==> flow/design.v <==
`timescale 1ns / 1ps
package ascon_pkg;
    typedef logic [0:4][63:0] t_state_array;
    typedef logic [0:11][7:0] t_constant_addition;
    typedef logic [0:31][7:0] t_substitution;
    /*verilator lint_off UNUSEDPARAM*/
    localparam t_constant_addition C_LUT_ADDITION = {
        8'hF0,
        8'hE1,
        8'hD2,
        8'hC3,
        8'hB4,
        8'hA5,
        8'h96,
        8'h87,
        8'h78,
        8'h69,
        8'h5A,
        8'h4B
    };
    localparam t_substitution C_LUT_SBOX = {
        8'h04,
        8'h0B,
        8'h1F,
        8'h14,
        8'h1A,
        8'h15,
        8'h09,
        8'h02,
        8'h1B,
        8'h05,
        8'h08,
        8'h12,
        8'h1D,
        8'h03,
        8'h06,
        8'h1C,
        8'h1E,
        8'h13,
        8'h07,
        8'h0E,
        8'h00,
        8'h0D,
        8'h11,
        8'h18,
        8'h10,
        8'h0C,
        8'h01,
        8'h19,
        8'h16,
        8'h0A,
        8'h0F,
        8'h17
    };
    /*verilator lint_on UNUSEDPARAM*/
endpackage : ascon_pkg
`timescale 1ns / 1ps
module ascon_fsm (
    input  logic                clock,                        
    input  logic                reset_n,                      
    input  logic                i_sys_enable,                 
    input  logic                i_start,                      
    input  logic                i_data_valid,                 
    input  logic unsigned [3:0] i_round_count,                
    input  logic unsigned [1:0] i_block_count,                
    output logic                o_valid_cipher,               
    output logic                o_done,                       
    output logic                o_mux_select,                 
    output logic                o_enable_xor_data_begin,      
    output logic                o_enable_xor_key_begin,       
    output logic                o_enable_xor_key_end,         
    output logic                o_enable_xor_lsb_end,         
    output logic                o_enable_state_reg,           
    output logic                o_enable_cipher_reg,          
    output logic                o_enable_tag_reg,             
    output logic                o_enable_round_counter,       
    output logic                o_reset_round_counter_to_6,   
    output logic                o_reset_round_counter_to_0,   
    output logic                o_enable_block_counter,       
    output logic                o_reset_block_counter,        
    output logic                o_ready                       
);
    typedef enum logic unsigned [4:0] {
        STATE_IDLE,                      
        STATE_CONFIGURATION,             
        STATE_START_INITIALIZATION,      
        STATE_PROCESS_INITIALIZATION,    
        STATE_END_INITIALIZATION,        
        STATE_IDLE_ASSOCIATED_DATA,      
        STATE_START_ASSOCIATED_DATA,     
        STATE_PROCESS_ASSOCIATED_DATA,   
        STATE_END_ASSOCIATED_DATA,       
        STATE_IDLE_PLAIN_TEXT,           
        STATE_START_PLAIN_TEXT,          
        STATE_PROCESS_PLAIN_TEXT,        
        STATE_END_PLAIN_TEXT,            
        STATE_IDLE_FINALIZATION,         
        STATE_START_FINALIZATION,        
        STATE_PROCESS_FINALIZATION,      
        STATE_END_FINALIZATION           
    } type_state_e;
    logic next_o_valid_cipher;               
    logic next_o_done;                       
    logic next_o_mux_select;                 
    logic next_o_enable_xor_data_begin;      
    logic next_o_enable_xor_key_begin;       
    logic next_o_enable_xor_key_end;         
    logic next_o_enable_xor_lsb_end;         
    logic next_o_enable_state_reg;           
    logic next_o_enable_cipher_reg;          
    logic next_o_enable_tag_reg;             
    logic next_o_enable_round_counter;       
    logic next_o_reset_round_counter_to_6;   
    logic next_o_reset_round_counter_to_0;   
    logic next_o_enable_block_counter;       
    logic next_o_reset_block_counter;        
    type_state_e
        current_state,   
        next_state;      
    always_ff @(posedge clock or negedge reset_n) begin
        if (!reset_n) begin
            current_state <= STATE_IDLE;
        end
        else if (i_sys_enable) begin
            current_state <= next_state;
        end
        else begin
            current_state <= STATE_IDLE;
        end
    end
    assign o_ready = (current_state == STATE_IDLE_ASSOCIATED_DATA) || (current_state == STATE_IDLE_PLAIN_TEXT) ||
        (current_state == STATE_IDLE_FINALIZATION);
    always_comb begin
        next_state = STATE_IDLE;
        unique case (current_state)
            STATE_IDLE: begin
                if (i_start) begin
                    next_state = STATE_CONFIGURATION;
                end
            end
            STATE_CONFIGURATION: begin
                next_state = STATE_START_INITIALIZATION;
            end
            STATE_START_INITIALIZATION: begin
                next_state = STATE_PROCESS_INITIALIZATION;
            end
            STATE_PROCESS_INITIALIZATION: begin
                if (i_round_count >= 4'h9) begin
                    next_state = STATE_END_INITIALIZATION;
                end
                else begin
                    next_state = STATE_PROCESS_INITIALIZATION;
                end
            end
            STATE_END_INITIALIZATION: begin
                next_state = STATE_IDLE_ASSOCIATED_DATA;
            end
            STATE_IDLE_ASSOCIATED_DATA: begin
                if (i_data_valid) begin
                    next_state = STATE_START_ASSOCIATED_DATA;
                end
                else begin
                    next_state = STATE_IDLE_ASSOCIATED_DATA;
                end
            end
            STATE_START_ASSOCIATED_DATA: begin
                next_state = STATE_PROCESS_ASSOCIATED_DATA;
            end
            STATE_PROCESS_ASSOCIATED_DATA: begin
                if (i_round_count >= 4'h9) begin
                    next_state = STATE_END_ASSOCIATED_DATA;
                end
                else begin
                    next_state = STATE_PROCESS_ASSOCIATED_DATA;
                end
            end
            STATE_END_ASSOCIATED_DATA: begin
                next_state = STATE_IDLE_PLAIN_TEXT;
            end
            STATE_IDLE_PLAIN_TEXT: begin
                if (i_data_valid) begin
                    next_state = STATE_START_PLAIN_TEXT;
                end
                else begin
                    next_state = STATE_IDLE_PLAIN_TEXT;
                end
            end
            STATE_START_PLAIN_TEXT: begin
                next_state = STATE_PROCESS_PLAIN_TEXT;
            end
            STATE_PROCESS_PLAIN_TEXT: begin
                if (i_round_count >= 4'h9) begin
                    next_state = STATE_END_PLAIN_TEXT;
                end
                else begin
                    next_state = STATE_PROCESS_PLAIN_TEXT;
                end
            end
            STATE_END_PLAIN_TEXT: begin
                if (i_block_count >= 2'b11) begin
                    next_state = STATE_IDLE_FINALIZATION;
                end
                else begin
                    next_state = STATE_IDLE_PLAIN_TEXT;
                end
            end
            STATE_IDLE_FINALIZATION: begin
                if (i_data_valid) begin
                    next_state = STATE_START_FINALIZATION;
                end
                else begin
                    next_state = STATE_IDLE_FINALIZATION;
                end
            end
            STATE_START_FINALIZATION: begin
                next_state = STATE_PROCESS_FINALIZATION;
            end
            STATE_PROCESS_FINALIZATION: begin
                if (i_round_count >= 4'h9) begin
                    next_state = STATE_END_FINALIZATION;
                end
                else begin
                    next_state = STATE_PROCESS_FINALIZATION;
                end
            end
            STATE_END_FINALIZATION: begin
                next_state = STATE_IDLE;
            end
            /*verilator coverage_off*/
            default: begin
                next_state = STATE_IDLE;
            end
            /*verilator coverage_on*/
        endcase
    end
    always_comb begin
        next_o_valid_cipher             = 0;
        next_o_done                     = 0;
        next_o_mux_select               = 1;
        next_o_enable_xor_data_begin    = 0;
        next_o_enable_xor_key_begin     = 0;
        next_o_enable_xor_key_end       = 0;
        next_o_enable_xor_lsb_end       = 0;
        next_o_enable_state_reg         = 1;
        next_o_enable_cipher_reg        = 0;
        next_o_enable_tag_reg           = 0;
        next_o_enable_round_counter     = 0;
        next_o_reset_round_counter_to_6 = 0;
        next_o_reset_round_counter_to_0 = 0;
        next_o_enable_block_counter     = 0;
        next_o_reset_block_counter      = 0;
        unique case (current_state)
            STATE_IDLE: begin
                next_o_enable_state_reg = 0;
            end
            STATE_CONFIGURATION: begin
                next_o_enable_state_reg         = 0;
                next_o_mux_select               = 0;
                next_o_reset_round_counter_to_0 = 1;
            end
            STATE_START_INITIALIZATION: begin
                next_o_mux_select           = 0;
                next_o_enable_round_counter = 1;
            end
            STATE_PROCESS_INITIALIZATION: begin
                next_o_enable_round_counter = 1;
            end
            STATE_END_INITIALIZATION: begin
                next_o_enable_xor_key_end = 1;
            end
            STATE_IDLE_ASSOCIATED_DATA: begin
                next_o_enable_state_reg         = 0;
                next_o_reset_round_counter_to_6 = 1;
            end
            STATE_START_ASSOCIATED_DATA: begin
                next_o_enable_round_counter  = 1;
                next_o_enable_xor_data_begin = 1;
            end
            STATE_PROCESS_ASSOCIATED_DATA: begin
                next_o_enable_round_counter = 1;
            end
            STATE_END_ASSOCIATED_DATA: begin
                next_o_enable_xor_lsb_end  = 1;
                next_o_reset_block_counter = 1;
            end
            STATE_IDLE_PLAIN_TEXT: begin
                next_o_enable_state_reg         = 0;
                next_o_reset_round_counter_to_6 = 1;
            end
            STATE_START_PLAIN_TEXT: begin
                next_o_enable_round_counter  = 1;
                next_o_enable_xor_data_begin = 1;
                next_o_enable_block_counter  = 1;
                next_o_enable_cipher_reg     = 1;
                next_o_valid_cipher          = 1;
            end
            STATE_PROCESS_PLAIN_TEXT: begin
                next_o_enable_round_counter = 1;
            end
            STATE_END_PLAIN_TEXT: begin
                next_o_enable_round_counter = 1;
            end
            STATE_IDLE_FINALIZATION: begin
                next_o_enable_round_counter     = 1;
                next_o_enable_state_reg         = 0;
                next_o_reset_round_counter_to_0 = 1;
            end
            STATE_START_FINALIZATION: begin
                next_o_enable_round_counter  = 1;
                next_o_enable_xor_data_begin = 1;
                next_o_enable_xor_key_begin  = 1;
                next_o_enable_cipher_reg     = 1;
                next_o_valid_cipher          = 1;
            end
            STATE_PROCESS_FINALIZATION: begin
                next_o_enable_round_counter = 1;
            end
            STATE_END_FINALIZATION: begin
                next_o_enable_xor_key_end = 1;
                next_o_enable_tag_reg     = 1;
                next_o_done               = 1;
            end
            /*verilator coverage_off*/
            default: begin
                next_o_valid_cipher             = 0;
                next_o_done                     = 0;
                next_o_mux_select               = 1;
                next_o_enable_xor_data_begin    = 0;
                next_o_enable_xor_key_begin     = 0;
                next_o_enable_xor_key_end       = 0;
                next_o_enable_xor_lsb_end       = 0;
                next_o_enable_state_reg         = 1;
                next_o_enable_cipher_reg        = 0;
                next_o_enable_tag_reg           = 0;
                next_o_enable_round_counter     = 0;
                next_o_reset_round_counter_to_6 = 0;
                next_o_reset_round_counter_to_0 = 0;
                next_o_enable_block_counter     = 0;
                next_o_reset_block_counter      = 0;
            end
            /*verilator coverage_on*/
        endcase
    end
    always_ff @(posedge clock or negedge reset_n) begin
        if (!reset_n) begin
            o_valid_cipher             <= 0;
            o_done                     <= 0;
            o_mux_select               <= 1;
            o_enable_xor_data_begin    <= 0;
            o_enable_xor_key_begin     <= 0;
            o_enable_xor_key_end       <= 0;
            o_enable_xor_lsb_end       <= 0;
            o_enable_state_reg         <= 0;
            o_enable_cipher_reg        <= 0;
            o_enable_tag_reg           <= 0;
            o_enable_round_counter     <= 0;
            o_reset_round_counter_to_6 <= 0;
            o_reset_round_counter_to_0 <= 0;
            o_enable_block_counter     <= 0;
            o_reset_block_counter      <= 0;
        end
        else if (i_sys_enable) begin
            o_valid_cipher             <= next_o_valid_cipher;
            o_done                     <= next_o_done;
            o_mux_select               <= next_o_mux_select;
            o_enable_xor_data_begin    <= next_o_enable_xor_data_begin;
            o_enable_xor_key_begin     <= next_o_enable_xor_key_begin;
            o_enable_xor_key_end       <= next_o_enable_xor_key_end;
            o_enable_xor_lsb_end       <= next_o_enable_xor_lsb_end;
            o_enable_state_reg         <= next_o_enable_state_reg;
            o_enable_cipher_reg        <= next_o_enable_cipher_reg;
            o_enable_tag_reg           <= next_o_enable_tag_reg;
            o_enable_round_counter     <= next_o_enable_round_counter;
            o_reset_round_counter_to_6 <= next_o_reset_round_counter_to_6;
            o_reset_round_counter_to_0 <= next_o_reset_round_counter_to_0;
            o_enable_block_counter     <= next_o_enable_block_counter;
            o_reset_block_counter      <= next_o_reset_block_counter;
        end
        else begin
            o_valid_cipher             <= 0;
            o_done                     <= 0;
            o_mux_select               <= 1;
            o_enable_xor_data_begin    <= 0;
            o_enable_xor_key_begin     <= 0;
            o_enable_xor_key_end       <= 0;
            o_enable_xor_lsb_end       <= 0;
            o_enable_state_reg         <= 0;
            o_enable_cipher_reg        <= 0;
            o_enable_tag_reg           <= 0;
            o_enable_round_counter     <= 0;
            o_reset_round_counter_to_6 <= 0;
            o_reset_round_counter_to_0 <= 0;
            o_enable_block_counter     <= 0;
            o_reset_block_counter      <= 0;
        end
    end
endmodule
`timescale 1ns / 1ps
module xor_begin
(
    input  logic         [319:0]         i_state,             
    input  logic         [ 63:0] i_data,              
    input  logic         [127:0] i_key,               
    input  logic                 i_enable_xor_key,    
    input  logic                 i_enable_xor_data,   
    output logic         [319:0]         o_state              
);
    assign o_state[319:256] = i_enable_xor_data ? (i_state[319:256] ^ i_data) : i_state[319:256];
    assign o_state[255:192] = i_enable_xor_key ? (i_state[255:192] ^ i_key[127:64]) : i_state[255:192];
    assign o_state[191:128] = i_enable_xor_key ? (i_state[191:128] ^ i_key[63:0]) : i_state[191:128];
    assign o_state[127:64] = i_state[127:64];
    assign o_state[63:0] = i_state[63:0];
endmodule
`timescale 1ns / 1ps
module xor_end
(
    input  logic         [319:0]         i_state,            
    input  logic         [127:0] i_key,              
    input  logic                 i_enable_xor_key,   
    input  logic                 i_enable_xor_lsb,   
    output logic         [319:0]         o_state             
);
    logic [63:0] state_part_4_xored_with_lsb;   
    assign state_part_4_xored_with_lsb = {i_state[63:1], i_state[0] ^ i_enable_xor_lsb};
    assign o_state[319:256] = i_state[319:256];
    assign o_state[255:192] = i_state[255:192];
    assign o_state[191:128] = i_state[191:128];
    assign o_state[127:64] = i_enable_xor_key ? (i_state[127:64] ^ i_key[127:64]) : i_state[127:64];
    assign
        o_state[63:0] = i_enable_xor_key ? (state_part_4_xored_with_lsb ^ i_key[63:0]) : state_part_4_xored_with_lsb;
endmodule
`timescale 1ns / 1ps
module addition_layer
(
    input  logic         [3:0] i_round,   
    input  logic         [319:0]       i_state,   
    output logic         [319:0]       o_state    
);
    assign o_state[319:256] = i_state[319:256];
    assign o_state[255:192] = i_state[255:192];
    logic [7:0] s_round_constant;   
    always_comb begin
        case (i_round)
            4'd0 : s_round_constant = 8'hF0;
            4'd1 : s_round_constant = 8'hE1;
            4'd2 : s_round_constant = 8'hD2;
            4'd3 : s_round_constant = 8'hC3;
            4'd4 : s_round_constant = 8'hB4;
            4'd5 : s_round_constant = 8'hA5;
            4'd6 : s_round_constant = 8'h96;
            4'd7 : s_round_constant = 8'h87;
            4'd8 : s_round_constant = 8'h78;
            4'd9 : s_round_constant = 8'h69;
            4'd10: s_round_constant = 8'h5A;
            4'd11: s_round_constant = 8'h4B;
            default: s_round_constant = 8'h00;
        endcase
    end
    assign o_state[191:128] = i_state[191:128] ^ {56'h00000000000000, s_round_constant};
    assign o_state[127:64] = i_state[127:64];
    assign o_state[63:0] = i_state[63:0];
endmodule
`timescale 1ns / 1ps
module sbox
(
    input  logic unsigned [4:0] i_data,   
    output logic          [4:0] o_data    
);
    always_comb begin
        case (i_data)
            5'd0 : o_data = 5'h04;
            5'd1 : o_data = 5'h0B;
            5'd2 : o_data = 5'h1F;
            5'd3 : o_data = 5'h14;
            5'd4 : o_data = 5'h1A;
            5'd5 : o_data = 5'h15;
            5'd6 : o_data = 5'h09;
            5'd7 : o_data = 5'h02;
            5'd8 : o_data = 5'h1B;
            5'd9 : o_data = 5'h05;
            5'd10: o_data = 5'h08;
            5'd11: o_data = 5'h12;
            5'd12: o_data = 5'h1D;
            5'd13: o_data = 5'h03;
            5'd14: o_data = 5'h06;
            5'd15: o_data = 5'h1C;
            5'd16: o_data = 5'h1E;
            5'd17: o_data = 5'h13;
            5'd18: o_data = 5'h07;
            5'd19: o_data = 5'h0E;
            5'd20: o_data = 5'h00;
            5'd21: o_data = 5'h0D;
            5'd22: o_data = 5'h11;
            5'd23: o_data = 5'h18;
            5'd24: o_data = 5'h10;
            5'd25: o_data = 5'h0C;
            5'd26: o_data = 5'h01;
            5'd27: o_data = 5'h19;
            5'd28: o_data = 5'h16;
            5'd29: o_data = 5'h0A;
            5'd30: o_data = 5'h0F;
            5'd31: o_data = 5'h17;
            default: o_data = 5'h00;
        endcase
    end
endmodule
`timescale 1ns / 1ps
module substitution_layer
#(
    parameter int G_NUM_SBOXES = 64   
) (
    input  logic         [319:0] i_state,   
    output logic         [319:0] o_state    
);
    for (genvar i = 0; i < G_NUM_SBOXES; i = i + 1) begin : g_sbox
        sbox sbox_i (
            .i_data({i_state[256+i], i_state[192+i], i_state[128+i], i_state[64+i], i_state[0+i]}),
            .o_data({o_state[256+i], o_state[192+i], o_state[128+i], o_state[64+i], o_state[0+i]})
        );
    end
endmodule
`timescale 1ns / 1ps
module diffusion_layer
(
    input  logic         [319:0] i_state,   
    output logic         [319:0] o_state    
);
    assign o_state[319:256] = i_state[319:256] ^ {i_state[274:256], i_state[319:275]} ^ {i_state[283:256], i_state[319:284]};
    assign o_state[255:192] = i_state[255:192] ^ {i_state[252:192], i_state[255:253]} ^ {i_state[230:192], i_state[255:231]};
    assign o_state[191:128] = i_state[191:128] ^ {i_state[128], i_state[191:129]} ^ {i_state[133:128], i_state[191:134]};
    assign o_state[127:64] = i_state[127:64] ^ {i_state[73:64], i_state[127:74]} ^ {i_state[80:64], i_state[127:81]};
    assign o_state[63:0] = i_state[63:0] ^ {i_state[6:0], i_state[63:7]} ^ {i_state[40:0], i_state[63:41]};
endmodule
 `timescale 1ns / 1ps
module permutation
(
    input  logic                 clock,                     
    input  logic                 reset_n,                   
    input  logic                 i_sys_enable,              
    input  logic                 i_mux_select,              
    input  logic                 i_enable_xor_key_begin,    
    input  logic                 i_enable_xor_data_begin,   
    input  logic                 i_enable_xor_key_end,      
    input  logic                 i_enable_xor_lsb_end,      
    input  logic                 i_enable_cipher_reg,       
    input  logic                 i_enable_tag_reg,          
    input  logic                 i_enable_state_reg,        
    input  logic         [319:0]         i_state,                   
    input  logic         [  3:0] i_round,                   
    input  logic         [ 63:0] i_data,                    
    input  logic         [127:0] i_key,                     
    output logic         [319:0]         o_state,                   
    output logic         [ 63:0] o_cipher,                  
    output logic         [127:0] o_tag                      
);
    logic         [319:0]
        state_mux_output,                    
        state_xor_begin_output,              
        state_adder_output,                  
        state_substitution_layer_output,     
        state_diffusion_output,              
        state_xor_end_output,                
        state_output_reg;                    
    logic [ 63:0] o_cipher_reg;              
    logic [127:0] o_tag_reg;                 
    assign state_mux_output = (i_mux_select == 1'b0) ? i_state : state_output_reg;
    xor_begin xor_begin_1 (
        .i_state          (state_mux_output),
        .i_data           (i_data),
        .i_key            (i_key),
        .i_enable_xor_key (i_enable_xor_key_begin),
        .i_enable_xor_data(i_enable_xor_data_begin),
        .o_state          (state_xor_begin_output)
    );
    addition_layer addition_layer_1 (
        .i_round(i_round),
        .i_state(state_xor_begin_output),
        .o_state(state_adder_output)
    );
    substitution_layer #(
        .G_NUM_SBOXES(64)
    ) substitution_layer_1 (
        .i_state(state_adder_output),
        .o_state(state_substitution_layer_output)
    );
    diffusion_layer diffusion_layer_1 (
        .i_state(state_substitution_layer_output),
        .o_state(state_diffusion_output)
    );
    xor_end xor_end_1 (
        .i_state         (state_diffusion_output),
        .i_key           (i_key),
        .i_enable_xor_key(i_enable_xor_key_end),
        .i_enable_xor_lsb(i_enable_xor_lsb_end),
        .o_state         (state_xor_end_output)
    );
    always_ff @(posedge clock or negedge reset_n) begin
        if (!reset_n) begin
            state_output_reg <= '0;
            o_cipher_reg     <= 0;
            o_tag_reg        <= 0;
        end
        else if (i_sys_enable) begin
            if (i_enable_state_reg) begin
                state_output_reg <= state_xor_end_output;
            end
            if (i_enable_cipher_reg) begin
                o_cipher_reg <= state_xor_begin_output[319:256];
            end
            if (i_enable_tag_reg) begin
                o_tag_reg <= {state_xor_end_output[127:64], state_xor_end_output[63:0]};
            end
        end
        else begin
            state_output_reg <= '0;
            o_cipher_reg     <= 0;
            o_tag_reg        <= 0;
        end
    end
    assign o_state  = state_output_reg;
    assign o_cipher = o_cipher_reg;
    assign o_tag    = o_tag_reg;
endmodule
`timescale 1ns / 1ps
module ascon
(
    input  logic         clock,            
    input  logic         reset_n,          
    input  logic         i_sys_enable,     
    input  logic         i_start,          
    input  logic         i_data_valid,     
    input  logic [ 63:0] i_data,           
    input  logic [127:0] i_key,            
    input  logic [127:0] i_nonce,          
    output logic [ 63:0] o_cipher,         
    output logic [127:0] o_tag,            
    output logic         o_valid_cipher,   
    output logic         o_done,           
    output logic         o_ready           
);
    logic
        s_mux_select,                       
        s_enable_xor_data_begin,            
        s_enable_xor_key_begin,             
        s_enable_xor_key_end,               
        s_enable_xor_lsb_end,               
        s_enable_state_reg,                 
        s_enable_cipher_reg,                
        s_enable_tag_reg,                   
        s_enable_round_counter,             
        s_reset_round_counter_to_6,         
        s_reset_round_counter_to_0,         
        s_enable_block_counter,             
        s_reset_block_counter,              
        s_valid_cipher,                     
        reg_valid_cipher,                   
        s_done,                             
        reg_done;                           
    logic         [319:0]       o_state;            
    logic         [3:0] reg_round_counter;  
    logic         [1:0] reg_block_counter;  
    ascon_fsm ascon_fsm_inst (
        .clock                     (clock),
        .reset_n                   (reset_n),
        .i_sys_enable              (i_sys_enable),
        .i_start                   (i_start),
        .i_data_valid              (i_data_valid),
        .i_round_count             (reg_round_counter),
        .i_block_count             (reg_block_counter),
        .o_valid_cipher            (s_valid_cipher),
        .o_done                    (s_done),
        .o_mux_select              (s_mux_select),
        .o_enable_xor_data_begin   (s_enable_xor_data_begin),
        .o_enable_xor_key_begin    (s_enable_xor_key_begin),
        .o_enable_xor_key_end      (s_enable_xor_key_end),
        .o_enable_xor_lsb_end      (s_enable_xor_lsb_end),
        .o_enable_state_reg        (s_enable_state_reg),
        .o_enable_cipher_reg       (s_enable_cipher_reg),
        .o_enable_tag_reg          (s_enable_tag_reg),
        .o_enable_round_counter    (s_enable_round_counter),
        .o_reset_round_counter_to_6(s_reset_round_counter_to_6),
        .o_reset_round_counter_to_0(s_reset_round_counter_to_0),
        .o_enable_block_counter    (s_enable_block_counter),
        .o_reset_block_counter     (s_reset_block_counter),
        .o_ready                   (o_ready)
    );
    permutation permutation_inst (
        .clock                  (clock),
        .reset_n                (reset_n),
        .i_sys_enable           (i_sys_enable),
        .i_mux_select           (s_mux_select),
        .i_enable_xor_key_begin (s_enable_xor_key_begin),
        .i_enable_xor_data_begin(s_enable_xor_data_begin),
        .i_enable_xor_key_end   (s_enable_xor_key_end),
        .i_enable_xor_lsb_end   (s_enable_xor_lsb_end),
        .i_enable_cipher_reg    (s_enable_cipher_reg),
        .i_enable_tag_reg       (s_enable_tag_reg),
        .i_enable_state_reg     (s_enable_state_reg),
        .i_state                ({i_data, i_key[127:64], i_key[63:0], i_nonce[127:64], i_nonce[63:0]}),
        .i_round                (reg_round_counter),
        .i_data                 (i_data),
        .i_key                  (i_key),
        .o_state                (o_state),
        .o_cipher               (o_cipher),
        .o_tag                  (o_tag)
    );
    always_ff @(posedge clock or negedge reset_n) begin
        if (!reset_n) begin
            reg_round_counter <= 4'b0;
            reg_block_counter <= 2'b0;
            reg_valid_cipher  <= 1'b0;
            reg_done          <= 1'b0;
        end
        else if (i_sys_enable) begin
            reg_valid_cipher <= s_valid_cipher;
            reg_done         <= s_done;
            if (s_reset_round_counter_to_6) begin
                reg_round_counter <= 4'd6;
            end
            else if (s_reset_round_counter_to_0) begin
                reg_round_counter <= 4'b0;
            end
            else if (s_enable_round_counter) begin
                reg_round_counter <= reg_round_counter + 4'b0001;
            end
            if (s_reset_block_counter) begin
                reg_block_counter <= 2'b00;
            end
            else if (s_enable_block_counter) begin
                reg_block_counter <= reg_block_counter + 2'b01;
            end
        end
        else begin
            reg_round_counter <= 4'b0;
            reg_block_counter <= 2'b0;
            reg_valid_cipher  <= 1'b0;
            reg_done          <= 1'b0;
        end
    end
    assign o_valid_cipher = reg_valid_cipher;
    assign o_done         = reg_done;
endmodule
# Reports on ascon
# Tool output for the design above, in the order of the flow.
# Line numbers count from 1 in the design file above.
# Library cell names are shortened.
# A cell with n/a has no value.
[design] top="ascon" clock_port="clock" cell_library="sky130hd" corner="tt_025C_1v80"

# Word-level counts
# Yosys after proc, flatten, opt, wreduce and memory -nomap, before mapping. Memory bits, and registers merged into a memory's read port (data or address), are not among the register bits. Print and check cells are not counted.
# Yosys's memory passes give these memory sizes; they may raise the number of words (mostly to a power of two), join words into wider ones and drop unused or constant bits.
[bits] input_bits=325 elab_cells=180 romBits=10848 clocked_rd_ports_x_width=0 mem_count=66 ff_bits=540 ram_bits=0 latch_bits=0 out_inout_bits=195
[classes] logic=17 div_mod_pow=0 reduce_and_logical=3 equal=20 n_shift=0 compare=2 n_mul=0 muxes=47 n_addsub=2
[mem_list] memory="(no name shown)" size=32 word_bits=15 read_ports=1 wr=0 line=252 text="unique case (current_state)"
[mem_list] memory="(no name shown)" size=32 word_bits=5 read_ports=1 wr=0 line=470 text="case (i_data)"
[mem_list] memory="(no name shown)" size=32 word_bits=5 read_ports=1 wr=0 line=470
[mem_list] memory="(no name shown)" size=32 word_bits=5 read_ports=1 wr=0 line=470
[mem_list] memory="(no name shown)" size=32 word_bits=5 read_ports=1 wr=0 line=470
[mem_list] memory="(no name shown)" size=32 word_bits=5 read_ports=1 wr=0 line=470
# Further memories, not shown: 60.
[op_table] cell="64-bit bitwise XOR" n=15
[op_table] cell="320-bit 2-to-1 mux" n=3
[op_table] cell="64-bit 2-to-1 mux" n=7
[op_table] cell="128-bit 2-to-1 mux" n=2
[op_table] cell="5-bit case mux with 16-bit select" n=1
[op_table] cell="64-bit by 8-bit bitwise XOR with 64-bit output" n=1
[op_table] cell="5-bit by 4-bit equality test with 1-bit output with constant B" n=8
[op_table] cell="5-bit by 3-bit equality test with 1-bit output with constant B" n=4
[op_table] cell="4-bit 2-to-1 mux" n=5
[op_table] cell="1-bit 2-to-1 mux" n=18
[op_table] cell="2-bit 2-to-1 mux" n=6
[op_table] cell="5-bit by 2-bit equality test with 1-bit output with constant B" n=2
[op_table] cell="5-bit 2-to-1 mux" n=2
[op_table] cell="3-bit 2-to-1 mux" n=3
[op_table] cell="2-bit by 1-bit != test with 1-bit output with constant B" n=3
[op_table] cell="5-bit by 1-bit equality test with 1-bit output with constant B" n=1
[op_table] cell="5-bit logical NOT" n=1
[op_table] cell="4-bit by 1-bit adder with 4-bit output with constant B" n=1
[op_table] cell="4-bit by 1-bit != test with 1-bit output with constant B" n=1
[op_table] cell="4-bit >= comparator with constant B" n=1
[op_table] cell="3-bit by 1-bit != test with 1-bit output with constant B" n=1
[op_table] cell="1-bit logical OR" n=2
[op_table] cell="2-bit by 1-bit adder with 2-bit output with constant B" n=1
[op_table] cell="2-bit >= comparator with constant B" n=1
[op_table] cell="1-bit bitwise XOR" n=1

# Depth
# Yosys ltp: most cells in a row. Word level: on the elaborated netlist, between registers, memories and ports. Mapped: between sequential cells and ports; inverters and the memories' decode and read muxes count.
[depth] depth_word=7 ABC_AREA=0 depth_mapped=17 mapped_depth_nobuf=10

# After synthesis
# Source: synth_stat.txt of the flow (Yosys; design flattened, memories mapped). It holds for the ABC_AREA given above (unset counts as 0); a run with the other value may have another netlist.
# Totals and module areas in this step are rounded.
[mapped] ff_cells=537 seqArea_mm2=0.0134 n_buf=361 synth_area_mm2=0.0528 cell_count=5747
[by_type] cell_type="dfrtp_1" n=536 type_area_um2=1.34E+04
[by_type] cell_type="mux2i_1" n=694 type_area_um2=6.95E+03
[by_type] cell_type="xnor2_1" n=574 type_area_um2=5.03E+03
[by_type] cell_type="xnor3_1" n=165 type_area_um2=3.72E+03
[by_type] cell_type="nor2_1" n=569 type_area_um2=2.14E+03
[by_type] cell_type="a211oi_1" n=249 type_area_um2=1.87E+03
[by_type] cell_type="xor2_1" n=205 type_area_um2=1.8E+03
[by_type] cell_type="ha_1" n=137 type_area_um2=1.71E+03
[by_type] cell_type="a21oi_1" n=332 type_area_um2=1.66E+03
[by_type] cell_type="o21ai_0" n=299 type_area_um2=1.5E+03
[by_type] cell_type="nand2_1" n=372 type_area_um2=1.4E+03
[by_type] cell_type="maj3_1" n=100 type_area_um2=1000.96
[by_type] cell_type="nor2b_1" n=159 type_area_um2=994.704
[by_type] cell_type="and3b_1" n=91 type_area_um2=797.014
[by_type] cell_type="mux2_2" n=67 type_area_um2=754.474
[by_type] cell_type="clkbuf_1" n=196 type_area_um2=735.706
[by_type] cell_type="o21a_1" n=91 type_area_um2=683.155
[by_type] cell_type="nand3b_1" n=88 type_area_um2=660.634
# Other cell types: 54; their cells: 823.
# The figures by module come from a second, unflattened synthesis with its own total; it is not the netlist above.
[hier_totals] hier_cells=5545 hier_area_mm2=0.0592
# Each row is one instance without its submodules.
[modules] module="permutation" mod_seq_area_mm2=0.0128 mod_area_mm2=0.0273 instances=1 n_cells=2006
[modules] module="sbox" mod_seq_area_mm2=0 mod_area_mm2=0.000218 instances=64 n_cells=28
[modules] module="diffusion_layer" mod_seq_area_mm2=0 mod_area_mm2=0.00762 instances=1 n_cells=320
[modules] module="xor_begin" mod_seq_area_mm2=0 mod_area_mm2=0.00357 instances=1 n_cells=533
[modules] module="xor_end" mod_seq_area_mm2=0 mod_area_mm2=0.00321 instances=1 n_cells=463
[modules] module="addition_layer" mod_seq_area_mm2=0 mod_area_mm2=0.00245 instances=1 n_cells=326
[modules] module="ascon_fsm" mod_seq_area_mm2=0.000427 mod_area_mm2=0.000795 instances=1 n_cells=74
[modules] module="ascon" mod_seq_area_mm2=0.0002 mod_area_mm2=0.000349 instances=1 n_cells=31
[modules] module="substitution_layer #(G_NUM_SBOXES=64)" mod_seq_area_mm2=0 mod_area_mm2=0 instances=1 n_cells=0

# Worst setup path after synthesis
# Path of least setup slack by OpenSTA after synthesis, without wires, with an ideal clock, recovery checks aside; 20% of the period is set as input and as output delay. Where synthesis merged equal registers, the netlist keeps one of their names.
[synth_path] path_type="input to register" start="input i_nonce[45]" end="register permutation_inst.state_output_reg[198]" setup_time_ns=0.126 input_delay_ns=2.000 arrival_time_ns=3.951 launch_ns=2.000 path_buffers=0 required_ns=9.874 path_delay_ns=2.077 path_slack_ns=5.923 driving_pins=9 clock_period_ns=10.0 period_less_setup_slack_ns=4.077
# "path_delay_ns" = arrival - input delay + setup time.
# "driving_pins" counts driving pins, that of a launching flip-flop among them; a cell with two outputs on the path counts twice.
# "period_less_setup_slack_ns" is the clock period less the worst setup slack; recovery checks do not enter. This is arithmetic on one report: input and output delays are still those of the set period (20% each).
# The rows between start and end are the longest chain of elaborated cells between them; the timing report does not say that the signal goes this way. Where chains are equally long, one stands for them.
# A line is the first line of the expression or statement that the cell stems from. Yosys adds cells for indexed reads and writes and turns some case tables into memories.
# The chain passes a memory read, where the word-level depth is cut; so it can be longer than that depth.
# At most two assigning lines are given for a register; there are more.
[synth_via] cell_sequence="mux2i_1 -> inv_1 -> ha_1 -> inv_1 -> mux2i_4 -> xor2_2 -> xnor3_1 -> and3_1 -> a311o_1" elab_chain_cells=5 cells_between=5 cone_lines=5 cone_classes="mux: 3; logic: 1; memory: 1"
[synth_rtl] item="from (decl)" line=634 text="input  logic [127:0] i_nonce,"
[synth_rtl] item="320-bit 2-to-1 mux" line=566 text="assign state_mux_output = (i_mux_select == 1'b0) ? i_state : state_output_reg;"
[synth_rtl] item="memory 32 x 5 bit" line=470 text="case (i_data)"
[synth_rtl] item="64-bit bitwise XOR" line=529 text="assign o_state[255:192] = i_state[255:192] ^ {i_state[252:192], i_state[255:253]} ^ {i_state[230:192], i_state ..."
[synth_rtl] item="320-bit 2-to-1 mux" line=604 text="if (i_enable_state_reg) begin"
[synth_rtl] item="320-bit 2-to-1 mux" line=603 text="else if (i_sys_enable) begin"
[synth_rtl] item="to (assign)" line=599 text="state_output_reg <= '0;"
[synth_rtl] item="to (assign)" line=605 text="state_output_reg <= state_xor_end_output;"
[synth_rtl] item="to (decl)" line=563 text="state_output_reg;"

# Path in the finished layout
# From the final timing report of record 1: the path of least setup slack in the routed layout; clock arrival at registers is part of the times.
[layout_path] path_type="register to register" start="register ascon_fsm_inst.o_mux_select" end="register permutation_inst.o_tag_reg[32]" path_slack_ns=0.10 setup_time_ns=0.15 required_ns=4.59 launch_ns=0.66 arrival_time_ns=4.49 driving_pins=12 path_buffers=4 clock_period_ns=4.1
# The rows between start and end are the longest chain of elaborated cells between them; the timing report does not say that the signal goes this way. Where chains are equally long, one stands for them.
# The chain passes a memory read, where the word-level depth is cut; so it can be longer than that depth.
# At most two assigning lines are given for a register; there are more.
[layout_via] cell_sequence="dfstp_4 -> buf_12 -> buf_12 -> buf_12 -> nor2b_1 -> a21oi_1 -> ha_1 -> o21ai_0 -> buf_4 -> xnor2_1 -> xnor2_1 -> a211oi_1" elab_chain_cells=11 cells_between=17 cone_lines=10 cone_classes="mux: 7; logic: 7; memory: 3"
[layout_rtl] item="from (decl)" line=68 text="output logic                o_mux_select,"
[layout_rtl] item="from (assign)" line=348 text="o_mux_select               <= 1;"
[layout_rtl] item="from (assign)" line=365 text="o_mux_select               <= next_o_mux_select;"
[layout_rtl] item="320-bit 2-to-1 mux" line=566 text="assign state_mux_output = (i_mux_select == 1'b0) ? i_state : state_output_reg;"
[layout_rtl] item="64-bit bitwise XOR" line=410 text="assign o_state[191:128] = i_enable_xor_key ? (i_state[191:128] ^ i_key[63:0]) : i_state[191:128];"
[layout_rtl] item="64-bit 2-to-1 mux" line=410
[layout_rtl] item="64-bit by 8-bit bitwise XOR with 64-bit output" line=459 text="assign o_state[191:128] = i_state[191:128] ^ {56'h00000000000000, s_round_constant};"
[layout_rtl] item="memory 32 x 5 bit" line=470 text="case (i_data)"
[layout_rtl] item="64-bit bitwise XOR (2 in a row)" line=532 text="assign o_state[63:0] = i_state[63:0] ^ {i_state[6:0], i_state[63:7]} ^ {i_state[40:0], i_state[63:41]};"
[layout_rtl] item="64-bit bitwise XOR" line=430 text="o_state[63:0] = i_enable_xor_key ? (state_part_4_xored_with_lsb ^ i_key[63:0]) : state_part_4_xored_with_lsb;"
[layout_rtl] item="64-bit 2-to-1 mux" line=430
[layout_rtl] item="128-bit 2-to-1 mux" line=610 text="if (i_enable_tag_reg) begin"
[layout_rtl] item="128-bit 2-to-1 mux" line=603 text="else if (i_sys_enable) begin"
[layout_rtl] item="to (assign)" line=601 text="o_tag_reg        <= 0;"
[layout_rtl] item="to (assign)" line=611 text="o_tag_reg <= {state_xor_end_output[127:64], state_xor_end_output[63:0]};"
[layout_rtl] item="to (decl)" line=565 text="logic [127:0] o_tag_reg;"

# Module ascon, platform sky130hd: 4 stored runs of the flow (Yosys, OpenROAD) with differing settings, in no particular order. Input and output delays are each 20% of the period that was set; the output load is 0.01 pF.
# "achieved_clock_period_ns" means the clock period less the worst setup slack. The figure is calculated, with input and output delays left at 20% of the set period.
# Results are given in rounded form.
run="record 1" settings CAP_MARGIN=40 CELL_PAD_IN_SITES_GLOBAL_PLACEMENT=0 CORE_UTILIZATION=53 CTS_CLUSTER_DIAMETER=313 CTS_CLUSTER_SIZE=12 TNS_END_PERCENT=30 period_ns=4.1 CORE_MARGIN=2 SLEW_MARGIN=20
run="record 1" results fin_ws_ns=0.102 total_die_area_mm2=0.102 setup_tns_ns=0.000 achieved_clock_period_ns=3.998 synthArea_mm2=0.0528 final_cell_area_mm2=0.0638
run="record 2" settings CELL_PAD_IN_SITES_GLOBAL_PLACEMENT=0 CORE_MARGIN=9 CORE_UTILIZATION=26 CTS_CLUSTER_SIZE=53 period_ns=4.89 CAP_MARGIN=20 SLEW_MARGIN=20
run="record 2" results fin_ws_ns=0.421 total_die_area_mm2=0.219 setup_tns_ns=0.000 achieved_clock_period_ns=4.469 synthArea_mm2=0.0528 final_cell_area_mm2=0.0663
run="record 3" settings ABC_AREA=0 CELL_PAD_IN_SITES_GLOBAL_PLACEMENT=0 CORE_MARGIN=7 CORE_UTILIZATION=27 MAX_ROUTING_LAYER="met4" MIN_ROUTING_LAYER="met1" PLACE_DENSITY_LB_ADDON=0.1 SETUP_SLACK_MARGIN=2.89 period_ns=10.0 CAP_MARGIN=20 SLEW_MARGIN=20
run="record 3" results fin_ws_ns=4.05 total_die_area_mm2=0.208 setup_tns_ns=0.000 achieved_clock_period_ns=5.948 synthArea_mm2=0.0528 final_cell_area_mm2=0.0638
run="record 4" settings period_ns=5.85 CAP_MARGIN=20 CORE_MARGIN=2 CORE_UTILIZATION=40 SLEW_MARGIN=20
run="record 4" results fin_ws_ns=1.09 total_die_area_mm2=0.135 setup_tns_ns=0.000 achieved_clock_period_ns=4.761 synthArea_mm2=0.0528 final_cell_area_mm2=0.0632
